==> flow/design.v <==
module ALU(Zero, ALU_Result, InputData1, InputData2, shamt, ALU_Control);
input [31:0] InputData1, InputData2;
input [4:0] shamt;
input [3:0] ALU_Control;
output Zero;
output reg [31:0] ALU_Result;
assign Zero = (ALU_Result == 0) ? 1 : 0;
always @ (*)
begin
	case(ALU_Control)
		4'd1: begin 
			ALU_Result <= InputData1+InputData2;
		       end
		4'd2: begin 
			ALU_Result <= InputData1-InputData2;
		       end
		4'd3: begin 
			ALU_Result <= InputData2 << shamt;
		       end
		4'd4: begin 
			ALU_Result <= InputData2 >> shamt;
		       end
		4'd5: begin 
			ALU_Result <= InputData1&InputData2;
		       end
		4'd6: begin 
			ALU_Result <= InputData1|InputData2;
		       end
		4'd7: begin 
			ALU_Result <= ~(InputData1|InputData2);
		       end
		4'd8: begin 
			ALU_Result <= (InputData1<InputData2)? 1 : 0;
		       end
		4'd9: begin
			ALU_Result <= (InputData1 < InputData2);
		       end
		default: ALU_Result <= 0;
	endcase
end
endmodule
module ALU_Controller(ALU_Control,ALUOP,Function);
output reg [3:0] ALU_Control;
input wire [5:0] ALUOP;
input wire [5:0] Function;
always @ (*)
begin
	ALU_Control = 4'd0;	 
	case(ALUOP)
		6'h0:  
		begin
			case(Function)
				6'h20: ALU_Control = 4'd1;	 
				6'h22: ALU_Control = 4'd2;	 
				6'h0: ALU_Control = 4'd3;	 
				6'h2: ALU_Control = 4'd4;	 
				6'h24: ALU_Control = 4'd5;	 
				6'h25: ALU_Control = 4'd6;	 
				6'h27: ALU_Control = 4'd7;	 
				6'h2B: ALU_Control = 4'd8;	 
				6'h2A: ALU_Control = 4'd9;	 
			endcase
		end
		6'h8: ALU_Control = 4'd1;	 
		6'h23: ALU_Control = 4'd1;	 
		6'h21: ALU_Control = 4'd1;	 
		6'h25: ALU_Control = 4'd1;	 
		6'h2B: ALU_Control = 4'd1;	 
		6'hC : ALU_Control = 4'd5;	 
		6'hD : ALU_Control = 4'd6;	 
		6'h4 : ALU_Control = 4'd2;	 
	endcase
end  
endmodule
module SignExtender(ExtendedValue,HalfWord,Unsigned);
output reg [31:0]ExtendedValue;
input wire [15:0]HalfWord;
input wire Unsigned;
always @ (*) begin
	ExtendedValue[15:0] <= HalfWord;
	if(Unsigned==1)
		ExtendedValue[31:16] <= 0;
	else
		ExtendedValue[31:16] <= { 16 { HalfWord[15] } };
end
endmodule
module control_unit (
			beq, shift, aluSrc, regDst, memToReg,
			regWrite, memWrite, memRead, loadFullWord, loadSigned,
			instrOpCode, instrFunct);
	input [5:0] instrOpCode, instrFunct;
	output beq, shift, aluSrc, regDst, memToReg;
	output regWrite, memWrite, memRead, loadFullWord, loadSigned;
	assign beq = (instrOpCode == 6'h4);  
	assign shift = (instrOpCode == 6'h0) & (instrFunct == 6'h0 | instrFunct == 6'h2);  
	assign aluSrc = (instrOpCode == 6'h23 | instrOpCode == 6'h2B		 
			| instrOpCode == 6'h21 | instrOpCode == 6'h25		 
			| instrOpCode == 6'h8);					 
	assign regDst = ~aluSrc;
	assign regWrite = (instrOpCode != 6'h2B & instrOpCode != 6'h4);  
	assign memWrite = (instrOpCode == 6'h2B);  
	assign memRead = (instrOpCode == 6'h23 | instrOpCode == 6'h21 | instrOpCode == 6'h25);
	assign loadFullWord = (instrOpCode == 6'h23);
	assign loadSigned = (instrOpCode == 6'h23 | instrOpCode == 6'h21);
	assign memToReg = memRead;
endmodule
module fwd_unit(fwdA, fwdB,
		instrRs_E, instrRt_E, writeReg_M, writeReg_WB, regWrite_M, regWrite_WB);
	input [4:0] instrRs_E, instrRt_E, writeReg_M, writeReg_WB;
	input regWrite_M, regWrite_WB;
	output [1:0] fwdA, fwdB;
	wire fwd_ALU_A, fwd_Full_A;
	wire fwd_ALU_B, fwd_Full_B;
	wire fwd_ALU, fwd_Full;
	assign fwdA = { fwd_ALU_A, fwd_Full_A };
	assign fwdB = { fwd_ALU_B, fwd_Full_B };
	assign fwd_ALU = regWrite_M & (writeReg_M != 5'd0);
	assign fwd_Full = regWrite_WB & (writeReg_WB != 5'd0);
	assign fwd_ALU_A = fwd_ALU & (instrRs_E == writeReg_M);
	assign fwd_ALU_B = fwd_ALU & (instrRt_E == writeReg_M);
	assign fwd_Full_A = fwd_Full & (instrRs_E == writeReg_WB) & ~fwd_ALU_A;
	assign fwd_Full_B = fwd_Full & (instrRt_E == writeReg_WB) & ~fwd_ALU_B;
endmodule
module mux_4_x_32 (out, in0, in1, in2, in3, defaultWire, sel);
	input [1:0] sel;
	input [31:0] in0, in1, in2, in3, defaultWire;
	output reg [31:0] out;
	always @(*) begin
		case (sel)
			00: out <= in0;
			01: out <= in1;
			10: out <= in2;
			11: out <= in3;
			default: out <= defaultWire;
		endcase
	end
endmodule
module register_32 (wordOut, wordIn, write, reset, clk);
	input write, reset, clk;
	input [31:0] wordIn;
	output reg [31:0] wordOut;
	always @(posedge clk, posedge reset) begin
		if(reset) wordOut <= 32'd0;
		else if(write) wordOut <= wordIn;
	end
endmodule
module register_5 (wordOut, wordIn, write, reset, clk);
	input write, reset, clk;
	input [4:0] wordIn;
	output reg [4:0] wordOut;
	always @(posedge clk, posedge reset) begin
		if(reset) wordOut <= 4'd0;
		else if(write) wordOut <= wordIn;
	end
endmodule
module D_FlipFlop (bitOut, bitIn, write, reset, clk);
	input write, reset, clk;
	input bitIn;
	output reg bitOut;
	always @(posedge clk, posedge reset) begin
		if(reset) bitOut <= 1'd0;
		else if(write) bitOut <= bitIn;
	end
endmodule
module IF_ID_ppreg (instrOut, pcPlus4Out, instrIn, pcPlus4In, write, reset, clk);
	input write, reset, clk;
	input [31:0] instrIn, pcPlus4In;
	output [31:0] instrOut, pcPlus4Out;
	register_32 instrReg (instrOut, instrIn, write, reset, clk);
	register_32 pcPlus4Reg (pcPlus4Out, pcPlus4In, write, reset, clk);
endmodule
module ID_EXE_ppreg (
	pcPlus4Out, pcPlus4In, syscallOut, syscallIn,
	instrRsOut, instrRsIn, instrRtOut, instrRtIn, instrRdOut, instrRdIn,
	imm32Out, imm32In, shamtOut, shamtIn,
	regData1Out, regData1In, regData2Out, regData2In,
	aluOpOut, aluOpIn, aluSrcOut, aluSrcIn, shiftOut, shiftIn,
	regDstOut, regDstIn, regWriteOut, regWriteIn,
	branchOut, branchIn, memToRegOut, memToRegIn,
	memWriteOut, memWriteIn, memReadOut, memReadIn,
	loadFullWordOut, loadFullWordIn, loadSignedOut, loadSignedIn,
	write, reset, clk);
	input write, reset, clk;
	input [31:0] pcPlus4In, imm32In, regData1In, regData2In;
	input [4:0] instrRsIn, instrRtIn, instrRdIn, shamtIn;
	input [3:0] aluOpIn;
	input aluSrcIn, shiftIn, regDstIn, regWriteIn, branchIn, memToRegIn;
	input memWriteIn, memReadIn, loadFullWordIn, loadSignedIn;
	input syscallIn;
	output [31:0] pcPlus4Out, imm32Out, regData1Out, regData2Out;
	output [4:0] instrRsOut, instrRtOut, instrRdOut, shamtOut;
	output [3:0] aluOpOut;
	output aluSrcOut, shiftOut, regDstOut, regWriteOut, branchOut, memToRegOut;
	output memWriteOut, memReadOut, loadFullWordOut, loadSignedOut;
	output syscallOut;
	wire [4:0] aluOpIn5, aluOpOut5;
	assign aluOpOut = aluOpOut5[3:0];
	assign aluOpIn5 = { 1'd0, aluOpIn };
	register_32 pcPlus4Reg (pcPlus4Out, pcPlus4In, write, reset, clk);
	register_32 imm32Reg (imm32Out, imm32In, write, reset, clk);
	register_32 regData1Reg (regData1Out, regData1In, write, reset, clk);
	register_32 regData2Reg (regData2Out, regData2In, write, reset, clk);
	register_5 instrRsReg (instrRsOut, instrRsIn, write, reset, clk);
	register_5 instrRtReg (instrRtOut, instrRtIn, write, reset, clk);
	register_5 instrRdReg (instrRdOut, instrRdIn, write, reset, clk);
	register_5 shamtReg (shamtOut, shamtIn, write, reset, clk);
	register_5 aluOpReg (aluOpOut5, aluOpIn5, write, reset, clk);
	D_FlipFlop aluSrcFF	(aluSrcOut, aluSrcIn, write, reset, clk);
	D_FlipFlop shiftFF	(shiftOut, shiftIn, write, reset, clk);
	D_FlipFlop regDstFF	(regDstOut, regDstIn, write, reset, clk);
	D_FlipFlop regWriteFF	(regWriteOut, regWriteIn, write, reset, clk);
	D_FlipFlop branchFF	(branchOut, branchIn, write, reset, clk);
	D_FlipFlop memToRegFF	(memToRegOut, memToRegIn, write, reset, clk);
	D_FlipFlop memWriteFF	(memWriteOut, memWriteIn, write, reset, clk);
	D_FlipFlop memReadFF	(memReadOut, memReadIn, write, reset, clk);
	D_FlipFlop loadFullWord	(loadFullWordOut, loadFullWordIn, write, reset, clk);
	D_FlipFlop loadSignedFF	(loadSignedOut, loadSignedIn, write, reset, clk);
	D_FlipFlop syscallFF	(syscallOut, syscallIn, write, reset, clk);
endmodule
module EXE_MEM_ppreg (
	syscallOut, syscallIn,
	regData2Out, regData2In, aluResultOut, aluResultIn,
	writeRegOut, writeRegIn,
	regWriteOut, regWriteIn, memToRegOut, memToRegIn,
	memWriteOut, memWriteIn, memReadOut, memReadIn,
	loadFullWordOut, loadFullWordIn, loadSignedOut, loadSignedIn,
	write, reset, clk);
	input write, reset, clk;
	input [31:0] regData2In, aluResultIn;
	input [4:0] writeRegIn;
	input regWriteIn, memToRegIn;
	input memWriteIn, memReadIn, loadFullWordIn, loadSignedIn;
	input syscallIn;
	output [31:0] regData2Out, aluResultOut;
	output [4:0] writeRegOut;
	output regWriteOut, memToRegOut;
	output memWriteOut, memReadOut, loadFullWordOut, loadSignedOut;
	output syscallOut;
	register_32 regData2Reg (regData2Out, regData2In, write, reset, clk);
	register_32 aluResultReg (aluResultOut, aluResultIn, write, reset, clk);
	register_5 writeRegReg (writeRegOut, writeRegIn, write, reset, clk);
	D_FlipFlop regWriteFF	(regWriteOut, regWriteIn, write, reset, clk);
	D_FlipFlop memToRegFF	(memToRegOut, memToRegIn, write, reset, clk);
	D_FlipFlop memWriteFF	(memWriteOut, memWriteIn, write, reset, clk);
	D_FlipFlop memReadFF	(memReadOut, memReadIn, write, reset, clk);
	D_FlipFlop loadFullWord	(loadFullWordOut, loadFullWordIn, write, reset, clk);
	D_FlipFlop loadSignedFF	(loadSignedOut, loadSignedIn, write, reset, clk);
	D_FlipFlop syscallFF	(syscallOut, syscallIn, write, reset, clk);
endmodule
module MEM_WB_ppreg (
	syscallOut, syscallIn,
	memDataOut, memDataIn, aluResultOut, aluResultIn,
	writeRegOut, writeRegIn,
	regWriteOut, regWriteIn, memToRegOut, memToRegIn,
	write, reset, clk);
	input write, reset, clk;
	input [31:0] memDataIn, aluResultIn;
	input [4:0] writeRegIn;
	input regWriteIn, memToRegIn;
	input syscallIn;
	output [31:0] memDataOut, aluResultOut;
	output [4:0] writeRegOut;
	output regWriteOut, memToRegOut;
	output syscallOut;
	register_32 memDataReg (memDataOut, memDataIn, write, reset, clk);
	register_32 aluResultReg (aluResultOut, aluResultIn, write, reset, clk);
	register_5 writeRegReg (writeRegOut, writeRegIn, write, reset, clk);
	D_FlipFlop regWriteFF	(regWriteOut, regWriteIn, write, reset, clk);
	D_FlipFlop memToRegFF	(memToRegOut, memToRegIn, write, reset, clk);
	D_FlipFlop syscallFF	(syscallOut, syscallIn, write, reset, clk);
endmodule
module RegisterFile(ReadData1,ReadData2,ReadReg1,ReadReg2,WriteReg,WriteData,RegWriteSignal,clk);
    input [4:0] ReadReg1, ReadReg2, WriteReg;
    input [31:0] WriteData;
    input clk, RegWriteSignal;
    output [31:0] ReadData1, ReadData2;
    reg [31:0] Registers[31:0];
	assign ReadData1 = (ReadReg1 == 0) ? 32'd0 : Registers[ReadReg1];
	assign ReadData2 = (ReadReg2 == 0) ? 32'd0 : Registers[ReadReg2];
    always @ (posedge clk)
    begin
        if(RegWriteSignal==1)
            Registers[WriteReg] <= WriteData; 
    end
endmodule
module mips_core (
	input         clk,
	input         rst,           
	output [31:0] imem_addr,     
	input  [31:0] imem_rdata,    
	output [31:0] dmem_addr,     
	output [31:0] dmem_wdata,    
	output        dmem_we,       
	input  [31:0] dmem_rdata,    
	output        halt           
);
	wire pipeReset = rst;
	wire pipeWrite = 1'b1;
	wire syscall_D, syscall_E, syscall_M, syscall_W;
	wire [31:0] pcValue, pcNext;
	wire [31:0] pcPlus4_F, pcPlus4_D, pcPlus4_E;
	wire [31:0] pcOffsetNextInst_E;
	wire pcSrc;
	wire [31:0] instruction, instruction_D;
	wire [5:0] instrOpCode, instrFunct;
	wire [15:0] instrImm;
	wire [4:0] instrRs, instrRs_E;
	wire [4:0] instrRt, instrRt_E;
	wire [4:0] instrRd, instrRd_E;
	wire [4:0] instrShamt;
	wire [31:0] imm32_D, imm32_E;
	wire [31:0] regData1, regData1_E;
	wire [31:0] regData2, regData2_E, regData2_M;
	wire [31:0] writeData;
	wire [4:0] readReg1, readReg2;
	wire [4:0] writeReg_E, writeReg_M, writeReg;
	wire regWrite_D, regWrite_E, regWrite_M, regWrite;
	wire [31:0] aluOprd1, aluOprd2_FWD, aluOprd2;
	wire [4:0] aluShamt;
	wire [3:0] aluOp_D, aluOp;
	wire [31:0] aluResult, aluResult_M, aluResult_W;
	wire aluZero;
	wire [31:0] memDataOut, memDataOut_W;
	wire memWrite_D, memRead_D, loadFullWord_D, loadSigned_D;
	wire memWrite_E, memRead_E, loadFullWord_E, loadSigned_E;
	wire memWrite_M, memRead_M, loadFullWord_M, loadSigned_M;
	wire branch_D, aluSrc_D, regDst_D;
	wire branch_E, aluSrc_E, regDst_E;
	wire memToReg_D, memToReg_E, memToReg_M, memToReg_W;
	wire shift_D, shift_E;
	wire [1:0] fwdA, fwdB;
	assign pcPlus4_F = pcValue + 4;
	assign pcOffsetNextInst_E = pcPlus4_E + (imm32_E << 2);
	assign pcSrc = branch_E & aluZero;
	assign pcNext = pcSrc ? pcOffsetNextInst_E : pcPlus4_F;
	assign imem_addr = pcValue;
	assign instruction = imem_rdata;
	assign instrOpCode = instruction_D[31:26];
	assign instrRs = instruction_D[25:21];
	assign instrRt = instruction_D[20:16];
	assign instrRd = instruction_D[15:11];
	assign instrFunct = instruction_D[5:0];
	assign instrShamt = instruction_D[10:6];
	assign instrImm = instruction_D[15:0];
	assign syscall_D = (instruction_D == 32'h0000000c);
	SignExtender offsetSignExtender (imm32_D, instrImm, 1'b0);
	assign readReg1 = instrRs;
	assign readReg2 = instrRt;
	assign aluOprd2 = aluSrc_E ? imm32_E : aluOprd2_FWD;
	mux_4_x_32 aluOprd1_fwdMux (aluOprd1, regData1_E, writeData, aluResult_M, 32'd0, regData1_E, fwdA);
	mux_4_x_32 aluOprd2_fwdMux (aluOprd2_FWD, regData2_E, writeData, aluResult_M, 32'd0, regData2_E, fwdB);
	assign writeReg_E = regDst_E ? instrRd_E : instrRt_E;
	assign dmem_addr = aluResult_M;
	assign dmem_wdata = regData2_M;
	assign dmem_we = memWrite_M;
	assign memDataOut[15:0] = dmem_rdata[15:0];
	assign memDataOut[31:16] = loadFullWord_M ? dmem_rdata[31:16] :
				   loadSigned_M ? {16{dmem_rdata[15]}} : 16'd0;
	assign writeData = memToReg_W ? memDataOut_W : aluResult_W;
	assign halt = syscall_W;
	register_32	PC (pcValue, pcNext, pipeWrite, pipeReset, clk);
	RegisterFile	reg_file (regData1, regData2, readReg1, readReg2, writeReg, writeData, regWrite, clk);
	ALU		alu (aluZero, aluResult, aluOprd1, aluOprd2, aluShamt, aluOp);
	ALU_Controller	aluControl (aluOp_D, instrOpCode, instrFunct);
	control_unit	CU (branch_D, shift_D, aluSrc_D, regDst_D, memToReg_D, regWrite_D,
				memWrite_D, memRead_D, loadFullWord_D, loadSigned_D,
				instrOpCode, instrFunct);
	fwd_unit	FU (fwdA, fwdB, instrRs_E, instrRt_E, writeReg_M, writeReg, regWrite_M, regWrite);
	IF_ID_ppreg IF_ID (instruction_D, pcPlus4_D, instruction, pcPlus4_F, pipeWrite, pipeReset, clk);
	ID_EXE_ppreg ID_EXE (
		pcPlus4_E, pcPlus4_D, syscall_E, syscall_D,
		instrRs_E, instrRs, instrRt_E, instrRt, instrRd_E, instrRd,
		imm32_E, imm32_D, aluShamt, instrShamt,
		regData1_E, regData1, regData2_E, regData2,
		aluOp, aluOp_D, aluSrc_E, aluSrc_D, shift_E, shift_D,
		regDst_E, regDst_D, regWrite_E, regWrite_D, branch_E, branch_D, memToReg_E, memToReg_D,
		memWrite_E, memWrite_D, memRead_E, memRead_D,
		loadFullWord_E, loadFullWord_D, loadSigned_E, loadSigned_D,
		pipeWrite, pipeReset, clk);
	EXE_MEM_ppreg EXE_MEM (
		syscall_M, syscall_E,
		regData2_M, regData2_E, aluResult_M, aluResult,
		writeReg_M, writeReg_E,
		regWrite_M, regWrite_E, memToReg_M, memToReg_E,
		memWrite_M, memWrite_E, memRead_M, memRead_E,
		loadFullWord_M, loadFullWord_E, loadSigned_M, loadSigned_E,
		pipeWrite, pipeReset, clk);
	MEM_WB_ppreg MEM_WB (
		syscall_W, syscall_M,
		memDataOut_W, memDataOut, aluResult_W, aluResult_M,
		writeReg, writeReg_M,
		regWrite, regWrite_M, memToReg_W, memToReg_M,
		pipeWrite, pipeReset, clk);
endmodule
### From RTL to reports: mips_core

The steps from the RTL of mips_core to its reports follow in flow order.
Lines are those of the file above, counted from 1.
A cell with - has no value.

| design | value |
|---|---|
| top | mips_core |
| clock port | clk |
| cell library | sky130hd |
| corner | tt_025C_1v80 |

### Word level

Yosys after proc, flatten, opt, wreduce and memory -nomap, before mapping. Enables and synchronous resets that opt folds into registers are not counted as muxes. Memory bits, and registers merged into a memory's read port (data or address), are not among the register bits. Print and check cells are not counted.
Memory sizes are those after Yosys's memory passes, which may raise the word count (mostly to a power of two), join words into wider ones and drop unused or constant bits.

| bit counts | value |
|---|---|
| elaborated cells | 127 |
| input bits | 66 |
| bits in writable memories | 1024 |
| output and inout port bits | 98 |
| memories kept | 1 |
| flip-flop bits (word level) | 388 |

| cells by class | value |
|---|---|
| $add $sub $neg | 4 |
| bitwise logic cells | 22 |
| mux-type cells | 18 |
| reduce/logical cells | 8 |
| magnitude comparators | 2 |
| shifts and indexed selects | 2 |
| eq/ne operators | 34 |

Memory list:

| name | words | width | rd ports | write ports | RTL line | text |
|---|---|---|---|---|---|---|
| reg_file.Registers | 32 | 32 | 2 | 1 | 277 | `reg [31:0] Registers[31:0];` |

Operators with widths:

| kind | number |
|---|---|
| 32-bit parallel mux with 9-bit select | 1 |
| 32-bit 2-to-1 mux | 8 |
| 6-bit == test (second input constant) | 11 |
| 32-bit adder | 2 |
| 32-bit < comparator | 2 |
| 4-bit parallel mux with 9-bit select | 1 |
| 32-bit by 3-bit adder with 32-bit output (second input constant) | 1 |
| 32-bit subtractor | 1 |
| 32-bit bitwise AND | 1 |
| 32-bit bitwise OR | 1 |
| 32-bit by 4-bit == test with 1-bit output (second input constant) | 1 |
| 32-bit by 5-bit << shifter with 32-bit output | 1 |
| 32-bit by 5-bit right shift with 32-bit output | 1 |
| 32-bit inverter | 1 |
| 32-bit zero test | 1 |
| 16-bit 2-to-1 mux | 2 |
| 5-bit == test | 4 |
| 4-bit parallel mux with 5-bit select | 1 |
| 6-bit by 4-bit == test with 1-bit output (second input constant) | 3 |
| 4-bit by 3-bit == test with 1-bit output (second input constant) | 4 |
| 6-bit zero test | 2 |
| 1-bit bitwise AND | 10 |
| 5-bit zero test | 2 |
| 5-bit nonzero test | 2 |
| 5-bit 2-to-1 mux | 2 |
| 4-bit by 2-bit == test with 1-bit output (second input constant) | 2 |
| 4-bit == test (second input constant) | 2 |
| 1-bit bitwise OR | 6 |

Not listed: further kinds 9, cells in them 14.

### Depth

Depth = most cells in a row (Yosys ltp): at word level without a register or memory, in the mapped netlist without a sequential cell, where the memories' decode and read muxes count.

| logic depth | value |
|---|---|
| depth after elaboration | 15 |
| ABC_AREA | 0 |
| gate-level depth with buffers | 29 |
| depth with buffers taken out | 26 |

### Synthesis result

The flow's flattened synthesis, as Yosys stat reports it; memories are mapped. The netlist is that of the ABC_AREA named above (0 if unset); the other value can give another one.
Totals and module areas in this step are rounded.

| synthesis totals | value |
|---|---|
| flip-flop cells | 1402 |
| buffers | 301 |
| mapped area | 70000 um^2 |
| sequential area | 40200 um^2 |
| cells in the netlist | 4479 |

Cells by type:

| cell | number | total area (um^2) |
|---|---|---|
| sky130_fd_sc_hd__edfxtp_1 | 1024 | 3.07E+04 |
| sky130_fd_sc_hd__mux4_2 | 648 | 1.46E+04 |
| sky130_fd_sc_hd__dfrtp_1 | 378 | 9.46E+03 |
| sky130_fd_sc_hd__ha_1 | 131 | 1.64E+03 |
| sky130_fd_sc_hd__mux2i_1 | 135 | 1.35E+03 |
| sky130_fd_sc_hd__nor2_1 | 290 | 1.09E+03 |
| sky130_fd_sc_hd__nand2_1 | 221 | 829.546 |
| sky130_fd_sc_hd__a21oi_1 | 162 | 810.778 |
| sky130_fd_sc_hd__clkbuf_1 | 202 | 758.227 |
| sky130_fd_sc_hd__mux2_2 | 55 | 619.344 |
| sky130_fd_sc_hd__nand3_1 | 111 | 555.533 |
| sky130_fd_sc_hd__inv_1 | 147 | 551.779 |
| sky130_fd_sc_hd__o21ai_0 | 109 | 545.523 |
| sky130_fd_sc_hd__xnor2_1 | 52 | 455.437 |
| sky130_fd_sc_hd__mux2_4 | 28 | 420.403 |
| sky130_fd_sc_hd__xor2_1 | 35 | 306.544 |
| sky130_fd_sc_hd__nor3_1 | 59 | 295.283 |
| sky130_fd_sc_hd__buf_1 | 77 | 289.027 |

Other cell types: 75; their cells: 615.
The figures by module come from a second, unflattened synthesis with its own total; it is not the netlist above.

| second synthesis, totals | value |
|---|---|
| cell total of the unflattened synthesis | 5555 |
| area total of the unflattened synthesis | 79600 um^2 |

Rows give one instance, submodules left out.

By module:

| module | sequential area (um^2) | area (um^2) | cells | instances |
|---|---|---|---|---|
| RegisterFile | 30700 | 47000 | 2400 | 1 |
| register_32 | 801 | 1350 | 69 | 11 |
| ALU | 0.0 | 9760 | 1405 | 1 |
| mips_core | 0.0 | 3530 | 514 | 1 |
| mux_4_x_32 | 0.0 | 714 | 107 | 2 |
| register_5 | 125 | 185 | 11 | 7 |
| D_FlipFlop | 25.0 | 43.8 | 3 | 21 |
| fwd_unit | 0.0 | 288 | 38 | 1 |
| SignExtender | 0.0 | 246 | 32 | 1 |
| ALU_Controller | 0.0 | 218 | 32 | 1 |
| control_unit | 0.0 | 125 | 20 | 1 |
| ID_EXE_ppreg | 0.0 | 3.8 | 1 | 1 |
| EXE_MEM_ppreg | 0.0 | 0.0 | 0 | 1 |
| IF_ID_ppreg | 0.0 | 0.0 | 0 | 1 |
| MEM_WB_ppreg | 0.0 | 0.0 | 0 | 1 |

### Worst setup path after synthesis

Source: OpenSTA report_checks on the synthesized netlist (no wires, ideal clock, input and output delay 20% of the period each), path of least setup slack; recovery checks are left aside. Register names are those of the netlist, which keeps one name where synthesis merged equal registers.

| path post-synthesis | value |
|---|---|
| path kind | register to register |
| start point | register MEM_WB.writeRegReg.wordOut[1] |
| end point | register PC.wordOut[10] |
| launch time at the first pin | 0 ps |
| period | 10000 ps |
| path buffers | 4 |
| arrival time | 6493 ps |
| setup time | 125 ps |
| path slack | 3382 ps |
| stages on the path | 28 |
| data required time | 9875 ps |
| path delay | 6618 ps |
| synthesis period reached | 6618 ps |

"path delay" is the arrival time less input delay plus setup time.
"stages on the path" counts driving pins, that of a launching flip-flop among them; a cell with two outputs on the path counts twice.
"synthesis period reached" is the clock period less the worst setup slack; recovery checks do not enter. This is arithmetic on one report: input and output delays are still those of the set period (20% each).
The rows between start and end are the longest chain of elaborated cells between them; the timing report does not say that the signal goes this way. Where chains are equally long, one stands for them.
Each line given opens the expression or statement behind the cell; cells for indexed reads and writes are added by Yosys, which also makes memories of some case tables.

| between the ends, post-synthesis | value |
|---|---|
| cell sequence | sky130_fd_sc_hd__dfrtp_1 > sky130_fd_sc_hd__buf_2 > sky130_fd_sc_hd__xnor2_1 > sky130_fd_sc_hd__nand2_1 > sky130_fd_sc_hd__or4_1 > sky130_fd_sc_hd__buf_2 > sky130_fd_sc_hd__buf_6 > sky130_fd_sc_hd__or4_1 > sky130_fd_sc_hd__nand3_1 > sky130_fd_sc_hd__ha_1 > sky130_fd_sc_hd__inv_1 > sky130_fd_sc_hd__fa_1 > sky130_fd_sc_hd__nor2b_1 > sky130_fd_sc_hd__o31ai_1 > sky130_fd_sc_hd__a211o_1 > sky130_fd_sc_hd__a2111oi_0 > sky130_fd_sc_hd__nor3_1 > sky130_fd_sc_hd__o21ai_1 > sky130_fd_sc_hd__o211ai_1 > sky130_fd_sc_hd__a21oi_1 > sky130_fd_sc_hd__nor4b_1 > sky130_fd_sc_hd__o221ai_1 > sky130_fd_sc_hd__or3b_2 > sky130_fd_sc_hd__and4b_1 > sky130_fd_sc_hd__nand3b_1 > sky130_fd_sc_hd__nor4_4 > sky130_fd_sc_hd__buf_6 > sky130_fd_sc_hd__mux2_4 |
| length of the longest elaborated chain | 14 |
| elaborated cells on any way between the ends | 28 |
| those cells by class | add/sub: 2; compare: 2; eq/ne: 4; shift: 2; mux: 7; logic: 9; reduce/logical: 2 |

Ends and longest elaborated chain, post-synthesis:

| item | RTL line | text |
|---|---|---|
| start, declared | 150 | `output reg [4:0] wordOut;` |
| start, assigned | 152 | `if(reset) wordOut <= 4'd0;` |
| start, assigned | 153 | `else if(write) wordOut <= wordIn;` |
| 5-bit nonzero test | 118 | `assign fwd_Full = regWrite_WB & (writeReg_WB != 5'd0);` |
| 1-bit bitwise AND | 118 |  |
| 1-bit bitwise AND x2 | 122 | `assign fwd_Full_B = fwd_Full & (instrRt_E == writeReg_WB) & ~fwd_ALU_B;` |
| 2-bit by 1-bit == test with 1-bit output | 129 | `case (sel)` |
| 32-bit 2-to-1 mux | 129 |  |
| 32-bit 2-to-1 mux | 349 | `assign aluOprd2 = aluSrc_E ? imm32_E : aluOprd2_FWD;` |
| 32-bit bitwise OR | 30 | `ALU_Result <= ~(InputData1\|InputData2);` |
| 32-bit inverter | 30 |  |
| 32-bit parallel mux with 9-bit select | 10 | `case(ALU_Control)` |
| 32-bit zero test | 7 | `assign Zero = (ALU_Result == 0) ? 1 : 0;` |
| 1-bit 2-to-1 mux | 7 |  |
| 1-bit bitwise AND | 334 | `assign pcSrc = branch_E & aluZero;` |
| 32-bit 2-to-1 mux | 335 | `assign pcNext = pcSrc ? pcOffsetNextInst_E : pcPlus4_F;` |
| end, assigned | 143 | `if(reset) wordOut <= 32'd0;` |
| end, assigned | 144 | `else if(write) wordOut <= wordIn;` |
| end, declared | 141 | `output reg [31:0] wordOut;` |

Nets of the timed path that keep an RTL name, with a line that drives or declares them; the list need not be complete.

Named nets, post-synthesis:

| signal | RTL line |
|---|---|
| EXE_MEM.aluResultIn[22] | 10 |

### Path in the finished layout

Path of least setup slack in the final report of run 2 (OpenROAD, finished layout, wires in). Where an end is a register, its clock arrival counts in the times.
The report prints the path's times to 10 ps; the period is as set.

| path after layout | value |
|---|---|
| path kind | register to register |
| start point | register MEM_WB.writeRegReg.wordOut[4] |
| end point | register PC.wordOut[0] |
| path slack | 2230 ps |
| setup time | 110 ps |
| path buffers | 3 |
| arrival time | 9840 ps |
| launch time at the first pin | 780 ps |
| data required time | 12070 ps |
| stages on the path | 24 |
| period | 11400 ps |

The rows between start and end are the longest chain of elaborated cells between them; the timing report does not say that the signal goes this way. Where chains are equally long, one stands for them.

| between the ends, after layout | value |
|---|---|
| cell sequence | sky130_fd_sc_hd__dfrtp_1 > sky130_fd_sc_hd__or3_4 > sky130_fd_sc_hd__nor3_2 > sky130_fd_sc_hd__or4_2 > sky130_fd_sc_hd__buf_4 > sky130_fd_sc_hd__nor3_1 > sky130_fd_sc_hd__o31ai_1 > sky130_fd_sc_hd__ha_1 > sky130_fd_sc_hd__and4_1 > sky130_fd_sc_hd__a221oi_1 > sky130_fd_sc_hd__a2111oi_0 > sky130_fd_sc_hd__buf_4 > sky130_fd_sc_hd__nor3_1 > sky130_fd_sc_hd__o21bai_1 > sky130_fd_sc_hd__a221o_1 > sky130_fd_sc_hd__a21oi_1 > sky130_fd_sc_hd__nor4b_1 > sky130_fd_sc_hd__o221ai_1 > sky130_fd_sc_hd__or3b_2 > sky130_fd_sc_hd__and4b_1 > sky130_fd_sc_hd__nand3b_1 > sky130_fd_sc_hd__nor4_4 > sky130_fd_sc_hd__buf_4 > sky130_fd_sc_hd__mux2_2 |
| length of the longest elaborated chain | 14 |
| elaborated cells on any way between the ends | 28 |
| those cells by class | add/sub: 2; compare: 2; eq/ne: 4; shift: 2; mux: 7; logic: 9; reduce/logical: 2 |

Ends and longest elaborated chain, after layout:

| item | RTL line | text |
|---|---|---|
| start, declared | 150 | `output reg [4:0] wordOut;` |
| start, assigned | 152 | `if(reset) wordOut <= 4'd0;` |
| start, assigned | 153 | `else if(write) wordOut <= wordIn;` |
| 5-bit nonzero test | 118 | `assign fwd_Full = regWrite_WB & (writeReg_WB != 5'd0);` |
| 1-bit bitwise AND | 118 |  |
| 1-bit bitwise AND x2 | 122 | `assign fwd_Full_B = fwd_Full & (instrRt_E == writeReg_WB) & ~fwd_ALU_B;` |
| 2-bit by 1-bit == test with 1-bit output | 129 | `case (sel)` |
| 32-bit 2-to-1 mux | 129 |  |
| 32-bit 2-to-1 mux | 349 | `assign aluOprd2 = aluSrc_E ? imm32_E : aluOprd2_FWD;` |
| 32-bit bitwise OR | 30 | `ALU_Result <= ~(InputData1\|InputData2);` |
| 32-bit inverter | 30 |  |
| 32-bit parallel mux with 9-bit select | 10 | `case(ALU_Control)` |
| 32-bit zero test | 7 | `assign Zero = (ALU_Result == 0) ? 1 : 0;` |
| 1-bit 2-to-1 mux | 7 |  |
| 1-bit bitwise AND | 334 | `assign pcSrc = branch_E & aluZero;` |
| 32-bit 2-to-1 mux | 335 | `assign pcNext = pcSrc ? pcOffsetNextInst_E : pcPlus4_F;` |
| end, assigned | 143 | `if(reset) wordOut <= 32'd0;` |
| end, assigned | 144 | `else if(write) wordOut <= wordIn;` |
| end, declared | 141 | `output reg [31:0] wordOut;` |

Nets of the timed path that keep an RTL name, with a line that drives or declares them; the list need not be complete.

Named nets, after layout:

| signal | RTL line |
|---|---|
| EXE_MEM.aluResultIn[22] | 10 |

--- measured runs ---
Top module mips_core; platform sky130hd; tools Yosys and OpenROAD; 3 stored runs in no particular order. Input and output delays are each 20% of the period that was set; the output load is 0.01 pF.
"clock period reached" is the run's clock period less its worst setup slack. It is reckoned from that one timing run; input and output delays stay at 20% of the period that was set.
"time of the worst setup path" means the part of the period allowed to the worst setup path (the constraints hold back 20% at inputs and 20% at outputs) less its slack; where the path has registers, the arrival times of their clocks count too.
"power consumption" rests on the timing tool's default activity at the inputs, not on a simulated workload.
"time of the worst setup path" is given in steps of 10 ps.
Values from the reports are rounded here.
A setting shown as - is not set for that run.
A result given as - is not shown for that run.

| item | run 1 | run 2 | run 3 |
|---|---|---|---|
| ABC_AREA | 0 | - | - |
| CAP_MARGIN | 10 | 20 | 20 |
| CELL_PAD_IN_SITES_DETAIL_PLACEMENT | 2 | - | 2 |
| CELL_PAD_IN_SITES_GLOBAL_PLACEMENT | 2 | - | - |
| CORE_ASPECT_RATIO | 1.64 | 0.65 | - |
| CORE_MARGIN | 10 | 2 | 5 |
| CORE_UTILIZATION | 72 | 56 | 68 |
| CTS_CLUSTER_DIAMETER | 311 | 245 | - |
| CTS_CLUSTER_SIZE | 34 | - | 48 |
| GPL_ROUTABILITY_DRIVEN | 0 | - | - |
| GPL_TIMING_DRIVEN | 0 | 1 | 1 |
| HOLD_SLACK_MARGIN | 0.21 | - | - |
| PLACE_DENSITY_LB_ADDON | 0.15 | 0.05 | - |
| SLEW_MARGIN | 35 | 5 | 30 |
| period_ns | 15.8 | 11.4 | 11.0 |
| MAX_ROUTING_LAYER | - | met5 | met4 |
| SETUP_SLACK_MARGIN | - | 0.59 | -1.07 |
| PLACE_DENSITY | - | - | 0.9 |
| standard-cell area of the final layout (um^2) | - | 78400 | - |
| clock period reached (ps) | - | 9172 | - |
| total negative slack on setup checks (ps) | - | 0 | - |
| setup slack of the worst path (ps) | - | 2230 | - |
| time of the worst setup path (ps) | - | 9170 | - |
| worst setup path type | - | register to register | - |
| post-synthesis cell area (um^2) | - | 70000 | - |
| power consumption (uW) | - | 13800 | - |
| overall die area (um^2) | - | 128000 | - |
| worst hold slack (ps) | - | 344 | - |
| utilization of the finished layout (%) | - | 63.3 | - |

Run 1: incomplete, placement halted on FLW-0024
Run 3: incomplete, placement halted on a tool error
--- end ---
